==> flow/design.v <==
`timescale 1ns / 1ps
module PC(input clk,input rst, 
	input [31:0]jump_address,
	input[31:0] alu_ou_result,
	input [31:0]alu_result,
	input [1:0]pc_source,
	input zero,
	input pcwrite ,
	input pcwrite_cond,
	output reg [31:0] pc_out
    );
	 wire pc_in;
	 assign pc_in=pcwrite||(zero&&pcwrite_cond);
	always@(posedge clk or posedge rst)begin
		if(rst)begin
			pc_out<=0;
		end
		else begin
			if(pc_in)begin
				case(pc_source)
					2'b00:pc_out<=pc_out+1;
					2'b01:pc_out<=alu_ou_result;
					2'b10:pc_out<=jump_address;
					default:pc_out<=alu_result;
				endcase
			end
		end
	end
endmodule
`timescale 1ns / 1ps
module Instruction_reg(input [31:0]instruction,
input IRwrite,
input clk,
input rst,
output reg[5:0]opcode,
output reg[5:0]func,
output reg[31:0]jump_address,
output reg[4:0]rs,
output reg[4:0]rt,
output reg[4:0]rd,
output reg[31:0]signextend
    );
always@(posedge clk or posedge rst)begin
	if(rst)begin
		opcode<=0;
		rs<=0;
		rt<=0;
		rd<=0;
		func<=0;
		jump_address<=0;
		signextend<=0;
	end	
	else begin
		if(IRwrite)begin
			opcode<=instruction[31:26];
			rs<=instruction[25:21];
			rt<=instruction[20:16];
			rd<=instruction[15:11];
			func<=instruction[5:0];
			jump_address<={16'b0, instruction[15:0]};
			signextend<= {{16{instruction[15]}}, instruction[15:0]};
		end	
	end 
end
endmodule
`timescale 1ns / 1ps
module memory_data_register(input [31:0]data_in,
	input clk,input rst,
	output reg [31:0]mdr_result
    );
	always@(posedge clk or posedge rst)begin
		if(rst)begin
			mdr_result<=0;
		end
		else
			mdr_result<=data_in;
	end
endmodule
`timescale 1ns / 1ps
module controlunit (
    input clk,
    input rst,
    input [5:0] opcode,
    output PCWrite,
    output IorD,
    output MemWrite,
    output IRWrite,
    output ALUSrcA,
    output [1:0] ALUSrcB,
    output [1:0] ALUOp,
    output MemtoReg,
    output RegWrite,
    output RegDst,
    output PCWriteCond,
    output MemRead,
    output [1:0] PCSource,
    output Branch
    );
  reg PCWrite_reg, IorD_reg, MemWrite_reg, IRWrite_reg, ALUSrcA_reg, MemtoReg_reg, RegWrite_reg, RegDst_reg, PCWriteCond_reg, MemRead_reg, Branch_reg;
  reg [1:0] PCSource_reg;
  reg [1:0] ALUSrcB_reg;
  reg [1:0] ALUOp_reg;
    reg [3:0] next_state, current_state;
    parameter IDLE = 4'b0000, FETCH = 4'b0001, DECODE = 4'b0010, RTYP1 = 4'b0011, RTYP2 = 4'b0100, LW = 4'b0101,
    LW1 = 4'b0110, LW2 = 4'b0111, SW = 4'b1000, SW1 = 4'b1001, BEQ = 4'b1010, JUMP = 4'b1011;
    always@(posedge clk or posedge rst)
    begin 
        if(rst)
            current_state <= IDLE;
        else
            current_state <= next_state;
    end
    always@(current_state or opcode) begin
        case(current_state)
            IDLE: next_state = FETCH;
            FETCH: next_state= DECODE;
            DECODE: 
                case(opcode)
                    6'b000000: next_state = RTYP1;
                    6'b100011: next_state = LW;
                    6'b101011: next_state = SW;
                    6'b000100: next_state = BEQ;
                    6'b001000: next_state = JUMP;
                    default: next_state = IDLE;
                endcase
            RTYP1: next_state = RTYP2;
            LW: next_state = LW1;
            LW1: next_state = LW2;
            SW: next_state = SW1;
            SW1: next_state = IDLE;
            LW2: next_state = IDLE;
            RTYP2: next_state = IDLE;
            BEQ: next_state = IDLE;
            JUMP: next_state = IDLE;
            default: next_state = IDLE;
        endcase
    end
    always@(current_state)
    begin
            PCWrite_reg = 0;
            IorD_reg = 0;
            MemWrite_reg = 0;
            IRWrite_reg = 0;
            ALUSrcA_reg = 0;
            ALUSrcB_reg = 0;
            ALUOp_reg = 0;
            MemtoReg_reg = 0;
            RegWrite_reg = 0;
            RegDst_reg = 0;
            PCWriteCond_reg = 0;
            MemRead_reg = 0;
            PCSource_reg = 0;
            Branch_reg = 0;
        case(current_state)
            FETCH: begin
                PCWrite_reg = 1;
                IRWrite_reg = 1;
                ALUSrcB_reg = 2'b01;
					 MemRead_reg=1;
            end
            DECODE: begin
                ALUSrcB_reg = 2'b11;
            end
            RTYP1: begin
                ALUSrcA_reg = 1;
                ALUOp_reg = 2'b10;
            end
            RTYP2: begin
                RegDst_reg = 1;
                RegWrite_reg = 1;
            end
            LW, SW: begin
                ALUSrcA_reg = 1;
                ALUSrcB_reg = 2'b10;
            end
            LW1: begin
                IorD_reg = 1;
                MemRead_reg = 1;
            end
            LW2: begin
                MemtoReg_reg = 1;
                RegWrite_reg = 1;
            end
            SW1: begin
                IorD_reg = 1;
                MemWrite_reg = 1;
            end
            BEQ: begin
                ALUSrcA_reg = 1;
                ALUOp_reg = 2'b01;
                PCSource_reg = 2'b01;
                PCWriteCond_reg = 1;
                Branch_reg = 1;
            end
            JUMP: begin
                PCSource_reg = 2'b10;
                PCWrite_reg = 1;
            end
        endcase
    end
    assign PCWrite = PCWrite_reg;
    assign IorD = IorD_reg;
    assign MemWrite = MemWrite_reg;
    assign IRWrite = IRWrite_reg;
    assign ALUSrcA = ALUSrcA_reg;
    assign ALUSrcB = ALUSrcB_reg;
    assign ALUOp = ALUOp_reg;
    assign MemtoReg = MemtoReg_reg;
    assign RegWrite = RegWrite_reg;
    assign RegDst = RegDst_reg;
    assign PCWriteCond = PCWriteCond_reg;
    assign MemRead = MemRead_reg;
    assign PCSource = PCSource_reg;
    assign Branch = Branch_reg;
endmodule
module Registers( input clk,input rst,
	input [4:0]rs,
	input [4:0]rt,
	input [4:0]rd,	
	input regdst,
	input regwrite,
	input memtoreg,
	input[31:0] alu_ou_result,
	input[31:0]mdr_result,
	output reg[31:0]rs_data,
	output reg[31:0]rt_data
    );
	reg [31:0] register [9:0];
	wire [4:0] wa = regdst ? rd : rt;
	always@(*)begin
		if(rst)begin
			rs_data=0;
			rt_data=0;
		end
		else begin
			rs_data=(rs<5'd10)?register[rs]:32'b0;
			rt_data=(rt<5'd10)?register[rt]:32'b0;
		end
	end
	always@(posedge clk)begin
		if(regwrite && wa<5'd10)begin
			if(memtoreg)begin
				register[wa]<=mdr_result;
			end
			else
				register[wa]<=alu_ou_result;
		end
	end
endmodule
module registerA(input clk,input rst, input [31:0]rs_data,
	output reg[31:0]A_out
    );
	always@(posedge clk or posedge rst)begin
		if(rst)
			A_out<=0;
		else
			A_out<=rs_data;
	end
endmodule
module registerB(input clk,input rst, input [31:0]rt_data,
	output reg[31:0]B_out
    );
	always@(posedge clk or posedge rst)begin
		if(rst)
			B_out<=0;
		else
			B_out<=rt_data;
	end
endmodule
module Alu_Control(input clk,input rst,
	input [5:0]func,
	input[1:0]alu_op,
	output reg[3:0] alu_control
    );
	always @(*) begin
    if (rst) begin
        alu_control = 4'b0000;
    end
    else begin
        case (alu_op)
            2'b10: case (func)
                6'b000000: alu_control = 4'b0010;
                6'b000001: alu_control = 4'b0110;
                6'b000010: alu_control = 4'b0000;
                default: alu_control = 4'b0010;
            endcase
            2'b01: alu_control = 4'b0110;
            2'b11: alu_control = 4'b0010;
            default: alu_control = 4'b0010;
        endcase
    end
end
endmodule
module ALU(alu_result,zero,clk,inputA,inputB,signextend,pc,alu_control,alu_src_A,alu_src_B);
  output reg [31:0] alu_result;
  output reg zero;
  input clk;
  input wire [31:0] inputA,inputB;
  input wire [31:0] signextend;
  input wire [31:0]pc;
  input wire [3:0] alu_control;
  input wire alu_src_A;
  input wire [1:0]alu_src_B;
 reg [31:0] input1,input2;
  always@(*)begin
	if(alu_src_A)
		input1=inputA;
	else
		input1=pc;
  end
  always@(*)begin
	case(alu_src_B)
		2'b00:input2=inputB;
		2'b01:input2=1;
		default:input2=signextend;
	endcase	
  end
  always @(*)
      begin
          case (alu_control)
          4'b0010: alu_result = input1 + input2; 
          4'b0110: alu_result = input1 - input2; 
          4'b0000: alu_result = input1 & input2; 
          4'b0001: alu_result = input1 | input2; 
          4'b1100: alu_result = ~(input1 | input2); 
          4'b1001: alu_result = input2 << input1 ; 
          default: alu_result = input1 + input2;
       endcase
      end
  always@(alu_result)       
    begin
      if(alu_result == 32'h0000_0000)
            zero = 1'b1;
        else
            zero = 1'b0;
    end
endmodule
`timescale 1ns / 1ps
module ALUreg(input[31:0]alu_result,
	input clk,input rst,
	output reg[31:0]alu_ou_result
    );
	always@(posedge clk or posedge rst)begin
		if(rst)
			alu_ou_result<=0;
		else
			alu_ou_result<=alu_result;
	end
endmodule
`timescale 1ns / 1ps
module Integration(input clk,
	 input rst,
	 output [31:0]mem_addr,
	 output [31:0]mem_wdata,
	 output mem_we,
	 input [31:0]mem_rdata
 );
 	wire [5:0]func;
	wire [31:0]signextend;
	wire [31:0]rs_data;
	wire [31:0]rt_data;
	 wire [31:0]mdr_result;
	 wire [31:0]A_out;
	  wire [31:0]B_out;
	  wire [31:0]alu_ou_result;
	   wire[3:0]alu_control;
	 wire zero;
	 wire [31:0]instruction;
	 wire [31:0]pc_out;
	 wire [31:0]jump_address;
	 wire [31:0]alu_result;
	 wire [5:0] opcode;
	 wire [4:0] rs;
	 wire [4:0] rt;
	 wire [4:0] rd;
	 wire PCWrite;
	 wire IorD;
	 wire MemWrite;
	 wire IRWrite;
	 wire ALUSrcA;
	 wire [1:0] ALUSrcB;
	 wire [1:0] ALUOp;
	 wire MemtoReg;
	 wire RegWrite;
	 wire RegDst;
	 wire PCWriteCond;
	 wire MemRead;
	 wire [1:0] PCSource;
	 wire Branch;
	assign instruction = mem_rdata;
	assign mem_addr = IorD ? alu_ou_result : pc_out;
	assign mem_wdata = B_out;
	assign mem_we = MemWrite;
PC pc (
    .clk(clk), 
    .rst(rst), 
    .jump_address(jump_address),
    .alu_ou_result(alu_ou_result),
    .alu_result(alu_result),
    .pc_source(PCSource), 
    .zero(zero),
    .pcwrite(PCWrite), 
    .pcwrite_cond(PCWriteCond),
    .pc_out(pc_out)
    );
	Instruction_reg IR (
    .instruction(instruction), 
    .IRwrite(IRWrite), 
    .clk(clk), 
    .rst(rst), 
    .opcode(opcode), 
    .func(func), 
    .jump_address(jump_address), 
    .rs(rs), 
    .rt(rt), 
    .rd(rd), 
    .signextend(signextend)
    );
	 memory_data_register mdr (
    .data_in(mem_rdata), 
    .clk(clk), 
    .rst(rst), 
    .mdr_result(mdr_result)
    );
	 controlunit control (
    .clk(clk), 
    .rst(rst), 
    .opcode(opcode), 
    .PCWrite(PCWrite), 
    .IorD(IorD), 
    .MemWrite(MemWrite), 
    .IRWrite(IRWrite), 
    .ALUSrcA(ALUSrcA), 
    .ALUSrcB(ALUSrcB), 
    .ALUOp(ALUOp), 
    .MemtoReg(MemtoReg), 
    .RegWrite(RegWrite), 
    .RegDst(RegDst), 
    .PCWriteCond(PCWriteCond), 
    .MemRead(MemRead), 
    .PCSource(PCSource), 
    .Branch(Branch)
    );
	Registers registermem (
    .clk(clk), 
    .rst(rst), 
    .rs(rs), 
    .rt(rt), 
    .rd(rd), 
    .regdst(RegDst), 
    .regwrite(RegWrite), 
    .memtoreg(MemtoReg), 
    .alu_ou_result(alu_ou_result), 
    .mdr_result(mdr_result), 
    .rs_data(rs_data), 
    .rt_data(rt_data)
    );
	 registerA Areg (
    .clk(clk), 
    .rst(rst), 
    .rs_data(rs_data), 
    .A_out(A_out)
    );
	 registerB Breg (
    .clk(clk), 
    .rst(rst), 
    .rt_data(rt_data), 
    .B_out(B_out)
    );
	Alu_Control alu_cont(
    .clk(clk), 
    .rst(rst), 
    .func(func), 
    .alu_op(ALUOp), 
    .alu_control(alu_control)
    );
	ALU alu (
    .alu_result(alu_result), 
    .zero(zero), 
	 .clk(clk),
    .inputA(A_out), 
    .inputB(B_out), 
    .signextend(signextend), 
    .pc(pc_out), 
    .alu_control(alu_control), 
    .alu_src_A(ALUSrcA), 
    .alu_src_B(ALUSrcB)
    );
	 ALUreg alureg (
    .alu_result(alu_result), 
    .clk(clk), 
    .rst(rst), 
    .alu_ou_result(alu_ou_result)
    );
endmodule
Lab notebook: Integration

From RTL to reports: Integration
Each step is given for the RTL above and for the edited RTL.
"unedited" refers to lines of the RTL above, "edited" to lines of the edited file.
"difference" is "edited" less "unedited", of the values as shown; "rel. change" is that difference over "unedited", in percent.
Cell names lack the library's common part.
The mark -- stands for no value.
Inputs
  top: Integration
  clock input: clk
  library: sky130hd
  timing corner: tt_025C_1v80

Edit of the RTL
Unified diff, file above to edited file.
A script made this edit. It changes what the design does and was not meant as an optimisation.
begin of diff
@@ -17,5 +17,5 @@
 		end
 		else begin
-			if(pc_in)begin
+			begin
 				case(pc_source)
 					2'b00:pc_out<=pc_out+1;
end of diff

Word level
Counts by Yosys on the flattened word-level netlist (proc, flatten, opt, wreduce; memories kept). Register bits leave out memories and registers merged into their read ports (data or address); mux counts leave out enables and synchronous resets folded into registers. Print and check cells are left out.
Memory sizes are those after Yosys's memory passes, which may raise the word count (mostly to a power of two), join words into wider ones and drop unused or constant bits.
Operators by class
  shift-type cells: unedited 1, edited 1, difference 0, rel. change 0.00%
  bitwise operators: unedited 4, edited 4, difference 0, rel. change 0.00%
  multiplexer cells: unedited 25, edited 24, difference -1, rel. change -4.00%
  reductions and logical operators: unedited 9, edited 6, difference -3, rel. change -33.33%
  multiply operators: unedited 0, edited 0, difference 0
  equal/unequal tests: unedited 21, edited 21, difference 0, rel. change 0.00%
  $add $sub $neg: unedited 3, edited 3, difference 0, rel. change 0.00%
  magnitude comparators: unedited 3, edited 3, difference 0, rel. change 0.00%
  div/mod/pow operators: unedited 0, edited 0, difference 0
Operators by type and width
  2-to-1 mux 1 bit: unedited 5, edited 4, difference -1, rel. change -20.00%
  logical AND 1 bit: unedited 2, edited 1, difference -1, rel. change -50.00%
  logical NOT 32 bit: unedited 1, edited 0, difference -1, rel. change -100.00%
  logical OR 1 bit: unedited 1, edited 0, difference -1, rel. change -100.00%
  2-to-1 mux 32 bit: unedited 11, edited 11, difference 0, rel. change 0.00%
  equality test 2 x 1 -> 1 bit (second input constant): unedited 3, edited 3, difference 0, rel. change 0.00%
  equality test 4 x 3 -> 1 bit (second input constant): unedited 3, edited 3, difference 0, rel. change 0.00%
  equality test 4 bit (second input constant): unedited 3, edited 3, difference 0, rel. change 0.00%
  < comparator 5 x 4 -> 1 bit (second input constant): unedited 3, edited 3, difference 0, rel. change 0.00%
  equality test 2 bit (second input constant): unedited 2, edited 2, difference 0, rel. change 0.00%
  equality test 4 x 1 -> 1 bit (second input constant): unedited 2, edited 2, difference 0, rel. change 0.00%
  equality test 4 x 2 -> 1 bit (second input constant): unedited 2, edited 2, difference 0, rel. change 0.00%
  equality test 6 bit (second input constant): unedited 2, edited 2, difference 0, rel. change 0.00%
  logical NOT 2 bit: unedited 2, edited 2, difference 0, rel. change 0.00%
  logical NOT 4 bit: unedited 2, edited 2, difference 0, rel. change 0.00%
  adder 32 x 1 -> 32 bit (second input constant): unedited 1, edited 1, difference 0, rel. change 0.00%
  adder 32 bit: unedited 1, edited 1, difference 0, rel. change 0.00%
  bitwise AND 32 bit: unedited 1, edited 1, difference 0, rel. change 0.00%
  equality test 6 x 1 -> 1 bit (second input constant): unedited 1, edited 1, difference 0, rel. change 0.00%
  equality test 6 x 2 -> 1 bit (second input constant): unedited 1, edited 1, difference 0, rel. change 0.00%
  equality test 6 x 3 -> 1 bit (second input constant): unedited 1, edited 1, difference 0, rel. change 0.00%
  equality test 6 x 4 -> 1 bit (second input constant): unedited 1, edited 1, difference 0, rel. change 0.00%
  logical NOT 6 bit: unedited 1, edited 1, difference 0, rel. change 0.00%
  2-to-1 mux 4 bit: unedited 1, edited 1, difference 0, rel. change 0.00%
  2-to-1 mux 5 bit: unedited 1, edited 1, difference 0, rel. change 0.00%
  NOT 32 bit: unedited 1, edited 1, difference 0, rel. change 0.00%
  OR 1 bit: unedited 1, edited 1, difference 0, rel. change 0.00%
  OR 32 bit: unedited 1, edited 1, difference 0, rel. change 0.00%
Not every row of either side is listed.
Word-level totals
  output and inout port bits: unedited 65, edited 65, difference 0, rel. change 0.00%
  elaborated cells: unedited 81, edited 77, difference -4, rel. change -4.94%
  memory bits (writable): unedited 320, edited 320, difference 0, rel. change 0.00%
  bits in latches: unedited 0, edited 0, difference 0
  word width x clocked read ports: unedited 0, edited 0, difference 0
  memory cells: unedited 2, edited 2, difference 0, rel. change 0.00%
  bits in registers: unedited 223, edited 223, difference 0, rel. change 0.00%
  memory bits (read-only): unedited 272, edited 272, difference 0, rel. change 0.00%
  input bits: unedited 34, edited 34, difference 0, rel. change 0.00%
Memories
  words x width with read and write ports: unedited registermem.register 10x32 r2 w1; 16x17 r1 w0, edited registermem.register 10x32 r2 w1; 16x17 r1 w0

Longest topological paths
Depth = most cells in a row (Yosys ltp): at word level without a register or memory, in the mapped netlist without a sequential cell, where the memories' decode and read muxes count.
Depth
  depth after elaboration: unedited 10, edited 7, difference -3, rel. change -30.00%
  ABC_AREA: unedited 0, edited 0
  mapped depth: unedited 31, edited 25, difference -6, rel. change -19.35%

Synthesis result
Yosys stat after the flow's synthesis: flattened, memories mapped to cells. It holds for the ABC_AREA given above (unset counts as 0); a run with the other value may have another netlist.
Cells by type
  o21ai_0: unedited 118, edited 67, difference -51, rel. change -43.22%
  nand2_1: unedited 125, edited 99, difference -26, rel. change -20.80%
  a21oi_1: unedited 101, edited 76, difference -25, rel. change -24.75%
  inv_1: unedited 45, edited 24, difference -21, rel. change -46.67%
  xor2_1: unedited 21, edited 36, difference +15, rel. change +71.43%
  xnor2_1: unedited 32, edited 46, difference +14, rel. change +43.75%
  mux2_2: unedited 102, edited 115, difference +13, rel. change +12.75%
  o22ai_1: unedited 24, edited 37, difference +13, rel. change +54.17%
  mux2i_1: unedited 100, edited 88, difference -12, rel. change -12.00%
  nor3_1: unedited 32, edited 20, difference -12, rel. change -37.50%
  buf_2: unedited 19, edited 7, difference -12, rel. change -63.16%
  nor4_1: unedited 16, edited 5, difference -11, rel. change -68.75%
  o32ai_1: unedited 11, edited 0, difference -11, rel. change -100.00%
  o31ai_1: unedited 16, edited 7, difference -9, rel. change -56.25%
  and3_1: unedited 20, edited 12, difference -8, rel. change -40.00%
  o21a_1: unedited 12, edited 20, difference +8, rel. change +66.67%
  nand3_1: unedited 25, edited 32, difference +7, rel. change +28.00%
  nor3b_1: unedited 10, edited 3, difference -7, rel. change -70.00%
Not every row of either side is listed.
Mapped netlist
  cell count: unedited 2150, edited 1948, difference -202, rel. change -9.40%
  flip-flop cells: unedited 516, edited 516, difference 0, rel. change 0.00%
  buffers: unedited 143, edited 127, difference -16, rel. change -11.19%
  synthesis area (sq um): unedited 27400.0, edited 26277.7, difference -1122.3, rel. change -4.10%
The figures by module come from a second, unflattened synthesis with its own total; it is not the netlist above.
Second synthesis, totals
  cells (unflattened synthesis): unedited 2686, edited 2525, difference -161, rel. change -5.99%
  area (unflattened synthesis) (sq um): unedited 31483.9, edited 30827.1, difference -656.8, rel. change -2.09%
Each row is one instance without its submodules.
Modules, unedited
  Registers: instances 1, area 15322.2 sq um, cells 919, sequential area 9609.2 sq um
  ALU: instances 1, area 7151.9 sq um, cells 1060, sequential area 0.0 sq um
  PC: instances 1, area 2880.3 sq um, cells 334, sequential area 800.8 sq um
  Instruction_reg: instances 1, area 1795.5 sq um, cells 129, sequential area 800.8 sq um
  ALUreg: instances 1, area 804.5 sq um, cells 33, sequential area 800.8 sq um
  memory_data_register: instances 1, area 804.5 sq um, cells 33, sequential area 800.8 sq um
  registerA: instances 1, area 804.5 sq um, cells 33, sequential area 800.8 sq um
  registerB: instances 1, area 804.5 sq um, cells 33, sequential area 800.8 sq um
  Integration: instances 1, area 544.3 sq um, cells 36, sequential area 0.0 sq um
  controlunit: instances 1, area 464.2 sq um, cells 60, sequential area 100.1 sq um
  Alu_Control: instances 1, area 107.6 sq um, cells 16, sequential area 0.0 sq um
Modules, edited
  Registers: instances 1, area 15317.2 sq um, cells 919, sequential area 9609.2 sq um
  ALU: instances 1, area 7151.9 sq um, cells 1060, sequential area 0.0 sq um
  PC: instances 1, area 2228.4 sq um, cells 173, sequential area 800.8 sq um
  Instruction_reg: instances 1, area 1795.5 sq um, cells 129, sequential area 800.8 sq um
  ALUreg: instances 1, area 804.5 sq um, cells 33, sequential area 800.8 sq um
  memory_data_register: instances 1, area 804.5 sq um, cells 33, sequential area 800.8 sq um
  registerA: instances 1, area 804.5 sq um, cells 33, sequential area 800.8 sq um
  registerB: instances 1, area 804.5 sq um, cells 33, sequential area 800.8 sq um
  Integration: instances 1, area 544.3 sq um, cells 36, sequential area 0.0 sq um
  controlunit: instances 1, area 464.2 sq um, cells 60, sequential area 100.1 sq um
  Alu_Control: instances 1, area 107.6 sq um, cells 16, sequential area 0.0 sq um

Path before layout
Path of least setup slack by OpenSTA after synthesis, without wires, with an ideal clock, recovery checks aside; 20% of the period is set as input and as output delay. Where synthesis merged equal registers, the netlist keeps one of their names.
Timing path after synthesis
  path kind: unedited input to register, edited input to register
  from: unedited input rst, edited input rst
  to: unedited register pc.pc_out[11], edited register pc.pc_out[26]
  launch time at the first pin (ns): unedited 1.600, edited 1.600, difference 0.000, rel. change 0.00%
  stages on the path: unedited 17, edited 15, difference -2, rel. change -11.76%
  library setup time (ns): unedited 0.143, edited 0.124, difference -0.019
  path buffers: unedited 2, edited 1, difference -1, rel. change -50.00%
  delay of the path (ns): unedited 8.595, edited 7.321, difference -1.274, rel. change -14.82%
  input delay (ns): unedited 1.600, edited 1.600, difference 0.000, rel. change 0.00%
  path slack (ns): unedited -2.195, edited -0.921, difference +1.274
  arrival (ns): unedited 10.052, edited 8.797, difference -1.255, rel. change -12.49%
  clock period (ns): unedited 8.0, edited 8.0, difference 0.0, rel. change 0.00%
  period reached after synthesis (ns): unedited 10.195, edited 8.921, difference -1.274, rel. change -12.50%
"delay of the path" is the arrival time less input delay plus setup time.
"stages on the path" counts driving pins, that of a launching flip-flop among them; a cell with two outputs on the path counts twice.
"period reached after synthesis" = period - worst setup slack (recovery checks aside). The figure is calculated, with input and output delays left at 20% of the set period.
Between the ends stands the longest chain of elaborated cells between them, by number of cells; it is not shown to be the way that was timed. Of several equally long chains one is given.
A line is the first line of the expression or statement that the cell stems from. Yosys adds cells for indexed reads and writes and turns some case tables into memories.
A register here has more assigning lines than the two given.
On the way, after synthesis, unedited
  path through: inv_1 > nand2_1 > clkbuf_1 > a21oi_1 > ha_1 > nor2b_1 > o31a_1 > o2111a_1 > or4_1 > a32o_1 > or4_1 > nor3b_1 > and4_1 > nand4_1 > nor2_1 > buf_4 > o32ai_1
  cells in the longest elaborated chain: 7
  elaborated cells on any way between the ends: 12
  RTL lines with such cells: 5
RTL lines, path after synthesis, unedited
  from (decl): RTL line 352  | input rst,
  2-to-1 mux 4 bit: RTL line 276  | if (rst) begin
  equality test 4 bit: RTL line 320  | case (alu_control)
  case mux 32 bit (select 5 bit): RTL line 320
  logical NOT 32 bit: RTL line 332  | if(alu_result == 32'h0000_0000)
  2-to-1 mux 1 bit: RTL line 332
  logical AND 1 bit: RTL line 13  | assign pc_in=pcwrite||(zero&&pcwrite_cond);
  logical OR 1 bit: RTL line 13
  to (assign): RTL line 21  | 2'b00:pc_out<=pc_out+1;
  to (assign): RTL line 22  | 2'b01:pc_out<=alu_ou_result;
  to (decl): RTL line 10  | output reg [31:0] pc_out
Nets of the timed path that keep an RTL name, with a line that drives or declares them; the list need not be complete.
Nets with RTL names, path after synthesis, unedited (RTL line)
  alu.alu_result[13]: 320
On the way, after synthesis, edited
  path through: inv_1 > nand2_1 > clkbuf_1 > o31ai_1 > xor2_1 > ha_1 > a21o_1 > a21oi_1 > a2111oi_0 > a21oi_1 > a21oi_1 > a21oi_1 > xor2_1 > o21ai_0 > a211o_1
  cells in the longest elaborated chain: 4
  elaborated cells on any way between the ends: 8
  RTL lines with such cells: 3
RTL lines, path after synthesis, edited
  from (decl): RTL line 352  | input rst,
  2-to-1 mux 4 bit: RTL line 276  | if (rst) begin
  equality test 4 bit: RTL line 320  | case (alu_control)
  case mux 32 bit (select 5 bit): RTL line 320
  case mux 32 bit (select 3 bit): RTL line 20  | case(pc_source)
  to (assign): RTL line 21  | 2'b00:pc_out<=pc_out+1;
  to (assign): RTL line 22  | 2'b01:pc_out<=alu_ou_result;
  to (decl): RTL line 10  | output reg [31:0] pc_out
Nets with RTL names, path after synthesis, edited (RTL line)
  alu.alu_result[26]: 320

Timing after layout
Path of least setup slack in the final report of the runs of set A (OpenROAD, finished layout, wires in). Where an end is a register, its clock arrival counts in the times.
Timing path post-layout
  path kind: unedited register to register, edited register to register
  from: unedited register control.current_state[0], edited register control.current_state[0]
  to: unedited register pc.pc_out[18], edited register pc.pc_out[27]
  path buffers: unedited 2, edited 1, difference -1, rel. change -50.00%
  library setup time (ns): unedited 0.11, edited 0.11, difference 0.00
  stages on the path: unedited 29, edited 23, difference -6, rel. change -20.69%
  clock period (ns): unedited 8.0, edited 8.0, difference 0.0, rel. change 0.00%
  launch time at the first pin (ns): unedited 0.61, edited 0.62, difference +0.01, rel. change +1.64%
  arrival (ns): unedited 7.92, edited 6.85, difference -1.07, rel. change -13.51%
  path slack (ns): unedited 0.58, edited 1.66, difference +1.08
Between the ends stands the longest chain of elaborated cells between them, by number of cells; it is not shown to be the way that was timed. Of several equally long chains one is given.
A memory read counts as a cell of the chain, while the word-level depth stops at memories.
A register here has more assigning lines than the two given.
On the way, post-layout, unedited
  path through: dfrtp_1 > inv_1 > ha_1 > mux2i_2 > o21a_1 > o22ai_1 > ha_1 > o2111ai_1 > nor3b_1 > buf_4 > o21ai_0 > nand2b_1 > nor3_1 > o21ai_0 > o21ai_0 > a221oi_1 > ha_1 > a21oi_1 > o21ai_0 > a211o_1 > a21oi_1 > o2111ai_1 > a21oi_1 > o221a_2 > o2111ai_2 > o21ai_4 > buf_4 > o21ai_0 > a22o_1
  cells in the longest elaborated chain: 10
  elaborated cells on any way between the ends: 29
RTL lines, path post-layout, unedited
  from (decl): RTL line 103  | reg [3:0] next_state, current_state;
  from (assign): RTL line 109  | current_state <= IDLE;
  from (assign): RTL line 111  | current_state <= next_state;
  memory read (16 x 17 bit): RTL line 154  | case(current_state)
  equality test 2 x 1 -> 1 bit: RTL line 312  | case(alu_src_B)
  case mux 32 bit (select 2 bit): RTL line 312
  OR 32 bit: RTL line 325  | 4'b1100: alu_result = ~(input1 | input2);
  NOT 32 bit: RTL line 325
  case mux 32 bit (select 5 bit): RTL line 320  | case (alu_control)
  logical NOT 32 bit: RTL line 332  | if(alu_result == 32'h0000_0000)
  2-to-1 mux 1 bit: RTL line 332
  logical AND 1 bit: RTL line 13  | assign pc_in=pcwrite||(zero&&pcwrite_cond);
  logical OR 1 bit: RTL line 13
  to (assign): RTL line 21  | 2'b00:pc_out<=pc_out+1;
  to (assign): RTL line 22  | 2'b01:pc_out<=alu_ou_result;
  to (decl): RTL line 10  | output reg [31:0] pc_out
On the way, post-layout, edited
  path through: dfrtp_1 > inv_1 > ha_1 > mux2i_1 > o21ai_1 > buf_4 > a22oi_1 > ha_1 > o221ai_1 > nor3_1 > o211ai_1 > o21ai_0 > xor2_1 > ha_1 > o211ai_1 > or2_2 > or4_1 > a21oi_1 > nor3_1 > a21oi_1 > xnor2_1 > o21ai_0 > a211o_1
  cells in the longest elaborated chain: 7
  elaborated cells on any way between the ends: 25
RTL lines, path post-layout, edited
  from (decl): RTL line 103  | reg [3:0] next_state, current_state;
  from (assign): RTL line 109  | current_state <= IDLE;
  from (assign): RTL line 111  | current_state <= next_state;
  memory read (16 x 17 bit): RTL line 154  | case(current_state)
  equality test 2 x 1 -> 1 bit: RTL line 312  | case(alu_src_B)
  case mux 32 bit (select 2 bit): RTL line 312
  OR 32 bit: RTL line 325  | 4'b1100: alu_result = ~(input1 | input2);
  NOT 32 bit: RTL line 325
  case mux 32 bit (select 5 bit): RTL line 320  | case (alu_control)
  case mux 32 bit (select 3 bit): RTL line 20  | case(pc_source)
  to (assign): RTL line 21  | 2'b00:pc_out<=pc_out+1;
  to (assign): RTL line 22  | 2'b01:pc_out<=alu_ou_result;
  to (decl): RTL line 10  | output reg [31:0] pc_out
Nets of the timed path that keep an RTL name, with a line that drives or declares them; the list need not be complete.
Nets with RTL names, path post-layout, edited (RTL line)
  alu.alu_result[27]: 320

Layout results
Runs of the flow (Yosys, OpenROAD) on both versions; the two runs of a pair have the same settings. The constraints put input and output delay at 20% of the set period each and load the outputs with 0.01 pF.
Flow settings, set A
  CORE_UTILIZATION: 40
  period_ns: 8.0
  CAP_MARGIN: 20
  CORE_MARGIN: 2
  SLEW_MARGIN: 20
Measured results, set A
  worst hold slack (ns): unedited 0.554, edited 0.537, difference -0.017
  final utilization: unedited 0.465, edited 0.467, difference +0.002
  netlist area reported by Yosys (sq um): unedited 27400.0, edited 26277.7, difference -1122.3, rel. change -4.10%
  clock period achieved (ns): unedited 7.421, edited 6.343, difference -1.078, rel. change -14.53%
  die area (sq um): unedited 70609.8, edited 67761.3, difference -2848.5, rel. change -4.03%
  total negative slack on setup checks (ns): unedited 0.000, edited 0.000, difference 0.000
  setup slack of the worst path (ns): unedited 0.579, edited 1.657, difference +1.078
  standard-cell area after layout (sq um): unedited 31362.6, edited 30200.2, difference -1162.4, rel. change -3.71%
Flow settings, set B
  CAP_MARGIN: 0
  CORE_MARGIN: 8
  CORE_UTILIZATION: 52
  GPL_TIMING_DRIVEN: 1
  MAX_ROUTING_LAYER: met5
  PLACE_DENSITY_LB_ADDON: 0.25
  SETUP_SLACK_MARGIN: 1.4
  period_ns: 7.37
  SLEW_MARGIN: 20
Measured results, set B
  worst hold slack (ns): unedited 0.534, edited 0.541, difference +0.007
  final utilization: unedited 0.611, edited 0.6, difference -0.011
  netlist area reported by Yosys (sq um): unedited 27400.0, edited 26277.7, difference -1122.3, rel. change -4.10%
  clock period achieved (ns): unedited 5.881, edited 5.690, difference -0.191, rel. change -3.25%
  die area (sq um): unedited 60294.8, edited 57982.2, difference -2312.6, rel. change -3.84%
  total negative slack on setup checks (ns): unedited 0.000, edited 0.000, difference 0.000
  setup slack of the worst path (ns): unedited 1.489, edited 1.680, difference +0.191
  standard-cell area after layout (sq um): unedited 31976.9, edited 30033.8, difference -1943.1, rel. change -6.08%
"clock period achieved" = clock period - worst setup slack. The figure is calculated, with input and output delays left at 20% of the set period.
